==> flow/design.v <==
`timescale 1ns / 1ps
module CAN_TX(
        input wire clk,
        input wire rst,
        input wire sig,  
        output reg can_tx, output reg rst_n,
        output reg led,
        output reg [14:0] crc_reg,          
        output reg [3:0] dlc,               
        output reg [10:0] id,
        output reg [3:0] current_state,
        output reg [15:0]bit_counter ,
        output reg [63:0] data,
        output reg send_frame, sending_frame,idle      
    );
parameter IDLE = 0, SOF = 1, ID_STATE = 2, RTR = 3, IDE = 4, R0 = 5, DLC_STATE = 6, 
          DATA_STATE = 7, CRC_STATE = 8, DEL1 = 9, ACK_STATE = 10, DEL2 = 11, EOF_STATE = 12;
          parameter DEBOUNCE_MAX = 100000;  
          reg [16:0] debounce_counter;
          reg btn1_stable;
          reg btn1_last;
always @(posedge clk) begin
              if (sig != btn1_last) begin
                  debounce_counter <= DEBOUNCE_MAX;
              end else if (debounce_counter > 0) begin
                  debounce_counter <= debounce_counter - 1;
              end else begin
                  btn1_stable <= sig;
              end
              btn1_last <= sig;  
          end
wire SOF_BIT = 1'b0;
reg [3:0] next_state;
always @(posedge clk)
begin
  if (rst) begin
        rst_n <= 1'b0;
        led <= 1'b0;
        data <= 64'b0;
        id <= 11'b0;
        send_frame <= 1'b0;
        dlc <= 4'b0;
  end
  else if (sig) begin
        rst_n <= 1'b1;
        data <= 64'hAABBCCDDEEFF0001;
        id <= 11'b10000000001;
        send_frame <= 1'b1;
         led <= 1'b1;
        dlc[3:0] <=4'b1000;
    end        
    else begin
        rst_n <= 1'b0;
         led <= 1'b0;
        data <= 64'b0;  
        send_frame <= 1'b0;
     end   
end 
always @ (posedge clk) begin: STATE_MEMORY
    if (rst)
        current_state <= IDLE;
    else if (!send_frame)
        current_state <= IDLE;
    else if (send_frame)
        current_state <= next_state;
end	
always @(*) 
begin: NEXT_STATE_LOGIC
    case (current_state)
        IDLE: 
                next_state = SOF;
        SOF: 
            if (send_frame && !idle)
                next_state = ID_STATE;
            else 
                next_state = SOF;
        ID_STATE: 
            if (sending_frame && bit_counter == 11)begin 
                next_state = RTR; 
                end
            else 
                next_state = ID_STATE;
        RTR: 
            if (sending_frame) 
                next_state = IDE; 
            else 
                next_state = RTR;
        IDE: 
            if (sending_frame) 
                next_state = R0; 
            else 
                next_state = IDE;
        R0:
            if (sending_frame) 
                next_state = DLC_STATE; 
            else 
                next_state = R0;
        DLC_STATE: 
            if (sending_frame && bit_counter == 4) 
                next_state = DATA_STATE; 
            else 
                next_state = DLC_STATE;
        DATA_STATE: 
            if (sending_frame && bit_counter == (dlc * 8)) 
                next_state = CRC_STATE; 
            else 
                next_state = DATA_STATE;
        CRC_STATE: 
            if (sending_frame && bit_counter == 15) 
                next_state = DEL1; 
            else 
                next_state = CRC_STATE;
        DEL1:
            if (sending_frame) 
                next_state = ACK_STATE; 
            else 
                next_state = DEL1;        
        ACK_STATE: 
            if (sending_frame) 
                next_state = DEL2; 
            else 
                next_state = ACK_STATE;
        DEL2:
            if (sending_frame) 
                next_state = EOF_STATE; 
            else 
                next_state = DEL2;
        EOF_STATE: 
            if (sending_frame && bit_counter == 6) begin
                next_state = IDLE; 
                end
            else 
                next_state = EOF_STATE;
        default: 
            next_state = IDLE;
    endcase
end	
always @ (posedge clk) 
begin: OUTPUT_LOGIC
    if (rst) begin
        can_tx <= 1'b1;
        sending_frame <= 1'b0;
        bit_counter <= 0;
        crc_reg <= 15'b0;
        idle <= 1'b1;
    end else if (!rst_n) begin
        can_tx <= 1'b1;          
        sending_frame <= 1'b0;
        bit_counter <= 0;
        crc_reg <= 15'b0;
    end else begin
        case (current_state)
            IDLE: 
                if (send_frame && !sending_frame && idle) begin
                    sending_frame <= 1'b1;
                    idle<=1'b0;
                    can_tx <= SOF_BIT;    
                     end else begin
                        can_tx <= 1'b1;        
                end
            SOF: begin 
               can_tx <= id[10 - bit_counter];
               bit_counter <= bit_counter + 1;
            end
            ID_STATE: 
              begin
                can_tx <= id[10 - bit_counter];   
                bit_counter <= bit_counter + 1;
                if (bit_counter == 11) begin
                    can_tx <= 1'b0;
                    bit_counter <= 0;
                end        
              end
            RTR: 
              begin
                    can_tx <= 1'b0;
            end
            IDE: 
            begin
                can_tx <= 1'b0;   
            end
            R0:
              begin
                can_tx <= dlc[3 - bit_counter];
                 bit_counter <= bit_counter + 1;
            end
            DLC_STATE:
               begin
                can_tx <= dlc[3 - bit_counter];   
                bit_counter <= bit_counter + 1;
                if (bit_counter == 4) begin
                    bit_counter <= 1;
                    can_tx <= data[63];
                end  
            end
            DATA_STATE:  
              begin
                can_tx <= (bit_counter <= 63) ? data[63-bit_counter] : 1'b0;   
                bit_counter <= bit_counter + 1;
                if (bit_counter == (dlc * 8))
                    bit_counter <= 0;
            end
            CRC_STATE: 
            begin
                bit_counter <= bit_counter + 1;
                if (bit_counter == 15)
                    bit_counter <= 0;
            end
            DEL1:  
             begin
                can_tx <= 1'b1; 
            end
            ACK_STATE: 
                can_tx <= 1'b1;   
            DEL2:
            begin
                can_tx <= 1'b1;  
            end
            EOF_STATE:  
            begin
                can_tx <= 1'b1;   
                bit_counter <= bit_counter + 1;
                if (bit_counter == 6) begin
                    bit_counter <= 0;
                    sending_frame <= 0;
                    idle <=1'b1;
                end
            end
            default:
            can_tx <=1;
        endcase
  end  
end
function [14:0] nextCRC;
    input new_bit;
    input [14:0] crc_in;
    begin
        nextCRC[14] = crc_in[13] ^ new_bit;
        nextCRC[13] = crc_in[12] ^ crc_in[14] ^ new_bit;
        nextCRC[12] = crc_in[11];
        nextCRC[11] = crc_in[10] ^ crc_in[14] ^ new_bit;
        nextCRC[10] = crc_in[9];
        nextCRC[9]  = crc_in[8]  ^ crc_in[14] ^ new_bit;
        nextCRC[8]  = crc_in[7];
        nextCRC[7]  = crc_in[6];
        nextCRC[6]  = crc_in[5]  ^ crc_in[14] ^ new_bit;
        nextCRC[5]  = crc_in[4];
        nextCRC[4]  = crc_in[3]  ^ crc_in[14] ^ new_bit;
        nextCRC[3]  = crc_in[2];
        nextCRC[2]  = crc_in[1];
        nextCRC[1]  = crc_in[0]  ^ crc_in[14] ^ new_bit;
        nextCRC[0]  = new_bit;
    end
endfunction
endmodule
`timescale 1ns / 1ps
module CAN_RX (
    input wire clk,
    input wire rst,
    input wire can_rx_buf, 
    output reg SOF_detected,
    output reg receiving_frame,
    output reg can_rx,
    output reg [10:0] id_rx,     
    output reg [3:0] dlc_rx,     
    output reg [63:0] crc_rx,
    output reg [63:0] data_rx,   
    output reg [3:0] current_state,
    output reg [31:0] state_ascii,
    output reg red,
    output reg green,
    output reg blue,
    output reg debug_led,
    output reg [15:0]bit_counter, 
    output reg frame_valid  
);
    reg [14:0] crc_reg;
    reg rtr;
    reg r0;
    reg sof;
    reg [4:0] next_state;
    reg rst_n;
    parameter IDLE = 0, SOF = 1, ID_STATE = 2, RTR = 3, IDE = 4, R0 = 5, DLC_STATE = 6, 
              DATA_STATE = 7, CRC_STATE = 8, DEL1 = 9, ACK_STATE = 10, DEL2=11, EOF_STATE = 12;
    reg [3:0] data_length;
always @(*) begin
        case (current_state)
            IDLE:       state_ascii = "IDLE";  
            SOF:        state_ascii = "SOF ";  
            ID_STATE:   state_ascii = "ID  ";  
            RTR:        state_ascii = "RTR ";  
            IDE:        state_ascii = "IDE ";  
            R0:         state_ascii = "R0  ";  
            DLC_STATE:  state_ascii = "DLC ";  
            DATA_STATE: state_ascii = "DATA";  
            CRC_STATE:  state_ascii = "CRC ";  
            DEL1:       state_ascii = "DEL1";  
            ACK_STATE:  state_ascii = "ACK ";  
            DEL2:       state_ascii = "DEL2";  
            EOF_STATE:  state_ascii = "EOF ";  
            default:    state_ascii = "UNK ";  
        endcase
    end
always @(posedge clk)
begin   
    if (rst) begin
    SOF_detected <= 0;
    receiving_frame <= 0;
    end
    else begin
    if (current_state == IDLE && !can_rx && !SOF_detected)begin
    SOF_detected <=1;
    receiving_frame <= 1'b1;
    end
    else begin
    if (current_state != IDLE && SOF_detected)
    SOF_detected <=1;
    end
    if (current_state == EOF_STATE && bit_counter==6 && SOF_detected)
    SOF_detected <=0;
    end
end    
always @(posedge clk)
begin   
    if (rst) begin
        current_state <= IDLE;
    end
    else if (receiving_frame) begin       
        current_state <= next_state;
    end        
    else begin
        current_state <= IDLE;
     end
end      
    always @(*) begin
        can_rx = can_rx_buf; 
    end
    always @(*)
    begin: NEXT_STATE_LOGIC
        case (current_state)
            IDLE: 
                if (SOF_detected)
                    next_state = ID_STATE; 
                else 
                    next_state = IDLE;
            SOF: 
                if (bit_counter == 1) 
                    next_state = ID_STATE; 
                else 
                    next_state = SOF;
            ID_STATE: 
                if (frame_valid && bit_counter == 10) 
                    next_state = RTR; 
                else 
                    next_state = ID_STATE;
            RTR: 
                if (frame_valid)
                    next_state = IDE; 
                else 
                    next_state = RTR;
            IDE: 
                if (frame_valid) 
                    next_state = R0; 
                else 
                    next_state = IDE;
            R0:
                if (frame_valid) 
                    next_state = DLC_STATE; 
                else 
                    next_state = R0;
            DLC_STATE: 
                if (frame_valid && bit_counter == 3) 
                    next_state = DATA_STATE; 
                else 
                    next_state = DLC_STATE;
            DATA_STATE: 
                if (frame_valid && bit_counter == (data_length * 8)) 
                    next_state = CRC_STATE; 
                else 
                    next_state = DATA_STATE;
            CRC_STATE: 
                if (frame_valid && bit_counter == 14) 
                    next_state = DEL1; 
                else 
                    next_state = CRC_STATE;
            DEL1: 
                if (frame_valid) 
                    next_state = ACK_STATE; 
                else 
                    next_state = DEL1;        
            ACK_STATE: 
                if (frame_valid)
                    next_state = DEL2; 
                else 
                    next_state = ACK_STATE;
            DEL2: 
                if (frame_valid) 
                    next_state = EOF_STATE; 
                else 
                    next_state = DEL2;        
            EOF_STATE: 
                if (frame_valid && bit_counter == 6) 
                    next_state = IDLE; 
                else 
                    next_state = EOF_STATE;
            default: 
                next_state = IDLE;
        endcase 
    end	
always @(posedge clk)
begin
  if (rst) begin
    frame_valid <= 1'b0;
    debug_led <= 1'b0;
    id_rx <= 11'b0;
    dlc_rx <= 4'b0;
    data_rx <= 64'b0;
    crc_rx <= 64'b0;
    bit_counter <= 0;
    red <= 1'b0;
    green <= 1'b0;
    blue <= 1'b0;
    data_length = 4'b0;
  end
  else
  case (current_state)
  IDLE: begin
             if (receiving_frame && !frame_valid) begin
                 frame_valid <= 1'b1;
                 debug_led <= 1'b0;
                 id_rx[10 - bit_counter] <= can_rx;   
                 bit_counter <= bit_counter + 1;
                end else begin
                end 
                end
  SOF: begin
                            red <= 1'b1;
                            green <= 1'b0; 
                            blue <= 1'b1;  
                   id_rx[10 - bit_counter] <= can_rx;          
                   bit_counter <= bit_counter + 1;  
                end
  ID_STATE:  begin
                    id_rx[10 - bit_counter] <= can_rx;
                    bit_counter <= bit_counter + 1;
                    if (bit_counter == 10) begin
                        bit_counter <= 0;
                    end
                end
   RTR:   begin
                end
                IDE:   begin                           
                end
                R0:   begin                        
                end
  DLC_STATE: begin 
                    case (bit_counter)
                        0: dlc_rx[3] <= can_rx;   
                        1: dlc_rx[2] <= can_rx;
                        2: dlc_rx[1] <= can_rx;
                        3: dlc_rx[0] <= can_rx;   
                    endcase
                    bit_counter <= bit_counter + 1;
                    if (bit_counter == 3) begin
                        bit_counter <= 1;
                        red <= 1'b1;
                         green <= 1'b1; 
                         blue <= 1'b0;  
                    end
                end
                DATA_STATE:  begin
                    case (dlc_rx)
                                    4'b0000: data_length = 0;        
                                    4'b0001: data_length = 1;        
                                    4'b0010: data_length = 2;       
                                    4'b0011: data_length = 3;       
                                    4'b0100: data_length = 4;       
                                    4'b0101: data_length = 5;       
                                    4'b0110: data_length = 6;       
                                    4'b0111: data_length = 7;       
                                    4'b1000: data_length = 8;       
                           default: data_length = 0;     
                     endcase
                    if (((data_length*8))-bit_counter <= 63)
                    data_rx[((data_length*8))-bit_counter] <= can_rx;
                    bit_counter <= bit_counter + 1;
                    if (bit_counter == (data_length * 8) ) begin
                        bit_counter <= 0;
                        red <= 1'b1;
                            green <= 1'b0; 
                            blue <= 1'b0;  
                    end
                end
                CRC_STATE:  begin
                    crc_rx[bit_counter] <= can_rx;
                    bit_counter <= bit_counter + 1;
                    if (bit_counter == 14) begin
                        bit_counter <= 0;
                    end
                end
                DEL1:  begin
                end
                ACK_STATE:   begin
                end
                DEL2:  begin
                   red <= 1'b1;
                   green <= 1'b0; 
                   blue <= 1'b0;  
                end
                EOF_STATE:  begin
                    if (can_rx == 1'b1)    
                    bit_counter <= bit_counter + 1;
                    if (bit_counter == 4) begin
                        id_rx <= 11'b00000000000;
                        dlc_rx <= 4'b0000;
                    end      
                    if (bit_counter == 6) begin
                        bit_counter <= 0;
                        frame_valid <= 1'b0;   
                        debug_led <= 1'b1;
                        red <= 1'b0;
                        green <= 1'b1; 
                        blue <= 1'b1;
                    end
   end
   endcase                 
end   
endmodule
module can_node (
    input  wire        clk,
    input  wire        rst,
    input  wire        tx_sig,
    output wire        tx_can_tx,
    output wire        tx_rst_n,
    output wire        tx_led,
    output wire [14:0] tx_crc_reg,
    output wire [3:0]  tx_dlc,
    output wire [10:0] tx_id,
    output wire [3:0]  tx_current_state,
    output wire [15:0] tx_bit_counter,
    output wire [63:0] tx_data,
    output wire        tx_send_frame,
    output wire        tx_sending_frame,
    output wire        tx_idle,
    input  wire        rx_can_rx_buf,
    output wire        rx_SOF_detected,
    output wire        rx_receiving_frame,
    output wire        rx_can_rx,
    output wire [10:0] rx_id_rx,
    output wire [3:0]  rx_dlc_rx,
    output wire [63:0] rx_crc_rx,
    output wire [63:0] rx_data_rx,
    output wire [3:0]  rx_current_state,
    output wire [31:0] rx_state_ascii,
    output wire        rx_red,
    output wire        rx_green,
    output wire        rx_blue,
    output wire        rx_debug_led,
    output wire [15:0] rx_bit_counter,
    output wire        rx_frame_valid
);
    CAN_TX u_tx (
        .clk(clk), .rst(rst), .sig(tx_sig),
        .can_tx(tx_can_tx), .rst_n(tx_rst_n), .led(tx_led),
        .crc_reg(tx_crc_reg), .dlc(tx_dlc), .id(tx_id),
        .current_state(tx_current_state), .bit_counter(tx_bit_counter),
        .data(tx_data), .send_frame(tx_send_frame),
        .sending_frame(tx_sending_frame), .idle(tx_idle)
    );
    CAN_RX u_rx (
        .clk(clk), .rst(rst), .can_rx_buf(rx_can_rx_buf),
        .SOF_detected(rx_SOF_detected), .receiving_frame(rx_receiving_frame),
        .can_rx(rx_can_rx), .id_rx(rx_id_rx), .dlc_rx(rx_dlc_rx),
        .crc_rx(rx_crc_rx), .data_rx(rx_data_rx),
        .current_state(rx_current_state), .state_ascii(rx_state_ascii),
        .red(rx_red), .green(rx_green), .blue(rx_blue),
        .debug_led(rx_debug_led), .bit_counter(rx_bit_counter),
        .frame_valid(rx_frame_valid)
    );
endmodule
Step by step through the tools: can_node
The steps from the RTL of can_node to its reports follow in flow order.
Line numbers count from 1 in the design file above.
Operators carry their Yosys type and port widths (W data, S select, Z words).
Library cell names are shortened.
{ "setup": {"top": "can_node", "clk_port": "clk", "library": "sky130hd", "lib_corner": "tt_025C_1v80"} }

After elaboration
Yosys after proc, flatten, opt, wreduce and memory -nomap, before mapping. Print and check cells are not counted.
Yosys's memory passes give these memory sizes; they may raise the number of words (mostly to a power of two), join words into wider ones and drop unused or constant bits.
{ "op_classes": {"addsub": 10, "n_cmp": 2, "n_eq": 50, "shifts": 9, "mux": 84, "bitwise": 11, "n_reduce_logical": 56} }
{ "op_table": {"columns": ["cell", "count"], "rows": [
  ["$mux W16", 12],
  ["$and A64 B64 Y64", 2],
  ["$or A64 B64 Y64", 2],
  ["$not A64 Y64", 2],
  ["$pmux W16 S7", 1],
  ["$pmux W4 S13", 2],
  ["$pmux W16 S6", 1],
  ["$neg A32 Y33", 2],
  ["$shift A1 B17 Y64", 1],
  ["$shift A1 B17 Y64 const A", 1],
  ["$shift A1 B33 Y64", 1],
  ["$shift A1 B33 Y64 const A", 1],
  ["$eq A16 B3 Y1 const B", 4],
  ["$eq A16 B4 Y1 const B", 4],
  ["$shiftx A64 B32 Y1", 1],
  ["$mux W64", 1],
  ["$eq A16 B7 Y1", 3],
  ["$eq A4 B4 Y1 const B", 10],
  ["$sub A4 B16 Y17 const A", 2],
  ["$mux W1", 34],
  ["$shift A1 B33 Y11", 1],
  ["$shift A1 B33 Y11 const A", 1],
  ["$pmux W11 S3", 1],
  ["$add A16 B1 Y16 const B", 2],
  ["$eq A16 B2 Y1 const B", 2],
  ["$le A32 B6 Y1 const B", 1],
  ["$eq A4 B3 Y1 const B", 8],
  ["$shiftx A4 B32 Y1", 1]
]} }
Other operator kinds: 38; their cells: 118.
{ "word_totals": {"ff_bits": 264, "romBits": 464, "clocked_rd_ports_x_width": 25, "n_memories": 2, "out_inout_bits": 323} }
{ "memory_table": {"columns": ["name", "words", "word_bits", "read_ports", "write_ports", "line_no", "rtl"], "rows": [
  ["(name not given)", 16, 25, 1, 0, 287, "case (current_state)"],
  ["(name not given)", 16, 4, 1, 0, 472, "case (dlc_rx)"]
]} }

Logic depth
Longest topological path by Yosys (ltp), each cell counted once; first at word level (registers and memories cut), then after technology mapping (sequential cells cut; the memories' decode and read muxes count).
{ "depth": {"depth_word": 9, "abc_area": 0, "depth_mapped": 20, "depth_no_buf": 15} }

After synthesis
Yosys stat after the flow's synthesis: flattened, memories mapped to cells. It holds for the ABC_AREA given above (unset counts as 0); a run with the other value may have another netlist.
{ "by_type": {"columns": ["cell", "count"], "rows": [
  ["dfxtp_1", 224],
  ["nand2_1", 241],
  ["buf_4", 107],
  ["a21oi_1", 153],
  ["nand3_1", 139],
  ["nor2_1", 163],
  ["mux2i_1", 38],
  ["xnor2_1", 43],
  ["ha_1", 28],
  ["clkbuf_1", 87],
  ["xor2_1", 31],
  ["nor3_1", 53],
  ["nand2b_1", 32],
  ["nand4_1", 30],
  ["o21ai_0", 36],
  ["o21ai_1", 33],
  ["inv_1", 38],
  ["o41ai_1", 15]
]} }
Other cell types: 72; their cells: 305.
{ "mapped": {"mapped_cells": 1796, "mapped_area_mm2": 0.0136844, "seq_area_mm2": 0.0044843, "flip_flops": 224} }
By module: a second synthesis without flattening, with its own total; a netlist apart from the flattened one above.
{ "unflattened": {"hier_cells": 1735, "hier_area_mm2": 0.0132377} }
Rows give one instance, submodules left out.
{ "modules": {"columns": ["module", "n_inst", "n_cells", "area_mm2", "seq_area_mm2"], "rows": [
  ["CAN_RX", 1, 1401, 0.0106452, 0.0039838],
  ["CAN_TX", 1, 334, 0.0025925, 0.0005005],
  ["can_node", 1, 0, 0, 0]
]} }

Timing after synthesis
Path of least setup slack by OpenSTA after synthesis, without wires, with an ideal clock, recovery checks aside; 20% of the period is set as input and as output delay. Where synthesis merged equal registers, the netlist keeps one of their names.
{ "synth_timing": {"path_type": "register to register", "startpoint": "register u_rx.bit_counter[0]", "endpoint": "register u_rx.data_rx[4]", "tclk_ns": 7.0, "setup_time_ns": 0.132, "t_first_pin_ns": 0.000, "t_arrival_ns": 4.925, "path_slack_ns": 1.943, "path_delay_ns": 5.057, "driving_pins": 21, "path_buffers": 5, "synth_period_reached_ns": 5.057} }
"path_delay_ns" is the arrival time less input delay plus setup time.
"driving_pins": output pins that drive a net of the path, with the launching flip-flop's if there is one; two outputs of one cell count as two.
"synth_period_reached_ns" is the clock period less the worst setup slack; recovery checks do not enter. This is arithmetic on one report: input and output delays are still those of the set period (20% each).
The rows between start and end are the longest chain of elaborated cells between them; the timing report does not say that the signal goes this way. Where chains are equally long, one stands for them.
Each line given opens the expression or statement behind the cell; cells for indexed reads and writes are added by Yosys, which also makes memories of some case tables.
At most two assigning lines are given for a register; there are more.
Where a signal picks the word or bit written, the line may be left out of the assigning lines.
{ "synth_between": {"path_cell_list": "dfxtp_1 clkbuf_1 clkbuf_1 inv_1 ha_1 nor2b_1 clkbuf_1 maj3_2 xnor2_1 nand2_1 or4b_1 nor3_1 o211a_1 ha_1 nor4bb_1 a32oi_1 buf_2 or4_1 buf_6 o21ai_2 a21oi_1", "elab_chain_cells": 6, "cone_cells": 9} }
{ "synth_lines": {"columns": ["item", "line_no", "rtl"], "rows": [
  ["start: declaration", 274, "output reg [15:0]bit_counter,"],
  ["start: assignment", 432, "bit_counter <= bit_counter + 1;"],
  ["start: assignment", 441, "bit_counter <= bit_counter + 1;"],
  ["$sub A7 B16 Y17", 485, "data_rx[((data_length*8))-bit_counter] <= can_rx;"],
  ["$neg A32 Y33", 485, null],
  ["$shift A1 B33 Y64", 485, null],
  ["$not A64 Y64", 485, null],
  ["$and A64 B64 Y64", 485, null],
  ["$or A64 B64 Y64", 485, null],
  ["end: assignment", 417, "data_rx <= 64'b0;"],
  ["end: declaration", 267, "output reg [63:0] data_rx,"]
]} }

Worst path after layout
Path of least setup slack in the final report of record 2 (OpenROAD, finished layout, wires in). Where an end is a register, its clock arrival counts in the times.
{ "layout_timing": {"path_type": "register to register", "startpoint": "register u_rx.dlc_rx[3]", "endpoint": "register u_rx.data_rx[3]", "tclk_ns": 5.19, "setup_time_ns": 0.14, "t_first_pin_ns": 0.54, "t_arrival_ns": 5.34, "path_slack_ns": 0.28, "driving_pins": 15, "path_buffers": 0} }
The rows between start and end are the longest chain of elaborated cells between them; the timing report does not say that the signal goes this way. Where chains are equally long, one stands for them.
The chain passes a memory read, where the word-level depth is cut; so it can be longer than that depth.
At most two assigning lines are given for a register; there are more.
Where a signal picks the word or bit written, the line may be left out of the assigning lines.
{ "layout_between": {"path_cell_list": "dfxtp_1 nor4b_2 ha_1 a21oi_1 o221ai_1 nor3_4 or4b_1 nor3_1 o211a_1 ha_1 nor4bb_1 a32oi_2 or4_1 o21ai_2 a21oi_1", "elab_chain_cells": 9, "cone_cells": 12} }
{ "layout_lines": {"columns": ["item", "line_no", "rtl"], "rows": [
  ["start: declaration", 265, "output reg [3:0] dlc_rx,"],
  ["start: assignment", 416, "dlc_rx <= 4'b0;"],
  ["start: assignment", 458, "0: dlc_rx[3] <= can_rx;"],
  ["$mem_v2 Z16 W4", 472, "case (dlc_rx)"],
  ["$mux W4", 426, "case (current_state)"],
  ["$mux W4", 412, "if (rst) begin"],
  ["$sub A7 B16 Y17", 485, "data_rx[((data_length*8))-bit_counter] <= can_rx;"],
  ["$neg A32 Y33", 485, null],
  ["$shift A1 B33 Y64", 485, null],
  ["$not A64 Y64", 485, null],
  ["$and A64 B64 Y64", 485, null],
  ["$or A64 B64 Y64", 485, null],
  ["end: assignment", 417, "data_rx <= 64'b0;"],
  ["end: declaration", 267, "output reg [63:0] data_rx,"]
]} }

==> results <==
2 stored runs of can_node in the flow (synthesis by Yosys, layout by OpenROAD, sky130hd cells), in arbitrary order. Constraints: input delay and output delay 20% of the set period each, output load 0.01 pF.
By "achieved_period_ns" is meant the clock period of the run minus its worst setup slack. This is arithmetic on one report: input and output delays are still those of the set period (20% each).
"worst_path_allowed_less_slack_ns" means the part of the period allowed to the worst setup path (the constraints hold back 20% at inputs and 20% at outputs) less its slack; where the path has registers, the arrival times of their clocks count too.
"power.total_mw" rests on the timing tool's default activity at the inputs, not on a simulated workload.

Record 1
==> flow/run.sh <==
#!/bin/bash
# the make line also repeats the synthesis and layout settings of config.mk as NAME=value (left out here)
make -C /OpenROAD-flow-scripts/flow DESIGN_CONFIG=/design/flow/config.mk WORK_HOME=/design/flow/orfs CLKGATE_MAP_FILE= finish
==> flow/config.mk <==
export PLATFORM = sky130hd
export DESIGN_NAME = can_node
export DESIGN_NICKNAME = can_node
export VERILOG_FILES = /design/flow/design.v
export SDC_FILE = /design/flow/constraint.sdc
export NUM_CORES = 4
export LEC_CHECK = 0
export ABC_AREA = 1
export CAP_MARGIN = 20
export CELL_PAD_IN_SITES_GLOBAL_PLACEMENT = 2
export CORE_MARGIN = 3
export CORE_UTILIZATION = 42
export CTS_CLUSTER_SIZE = 46
export GPL_ROUTABILITY_DRIVEN = 0
export GPL_TIMING_DRIVEN = 0
export MAX_ROUTING_LAYER = met4
export SLEW_MARGIN = 5
==> flow/constraint.sdc <==
create_clock -name core_clock -period 3.36 [get_ports {clk}]
set_input_delay 0.6720 -clock core_clock [delete_from_list [all_inputs] [get_ports {clk}]]
set_output_delay 0.6720 -clock core_clock [all_outputs]
set_load 0.01 [all_outputs]

==> results of record 1, as JSON <==
{
  "outcome": "did not finish, placement stopped with GPL-0301"
}

Record 2
==> flow/run.sh <==
#!/bin/bash
# the make line also repeats the synthesis and layout settings of config.mk as NAME=value (left out here)
make -C /OpenROAD-flow-scripts/flow DESIGN_CONFIG=/design/flow/config.mk WORK_HOME=/design/flow/orfs CLKGATE_MAP_FILE= finish
==> flow/config.mk <==
export PLATFORM = sky130hd
export DESIGN_NAME = can_node
export DESIGN_NICKNAME = can_node
export VERILOG_FILES = /design/flow/design.v
export SDC_FILE = /design/flow/constraint.sdc
export NUM_CORES = 4
export LEC_CHECK = 0
export CAP_MARGIN = 20
export CORE_MARGIN = 2
export CORE_UTILIZATION = 40
export SLEW_MARGIN = 20
==> flow/constraint.sdc <==
create_clock -name core_clock -period 5.19 [get_ports {clk}]
set_input_delay 1.0380 -clock core_clock [delete_from_list [all_inputs] [get_ports {clk}]]
set_output_delay 1.0380 -clock core_clock [all_outputs]
set_load 0.01 [all_outputs]

==> results of record 2, as JSON <==
{
  "final_hold_ws_ns": 0.455,
  "setup_tns_ns": 0.000,
  "layout_stdcell_area_mm2": 0.016995,
  "finalUtil_pct": 50.6,
  "worst_path_allowed_less_slack_ns": 4.91,
  "worstPathKind": "register to register",
  "design_die_area_mm2": 0.0357059,
  "setup_ws_ns": 0.277,
  "power.total_mw": 4.274,
  "synth_chip_area_mm2": 0.0136844,
  "achieved_period_ns": 4.913
}
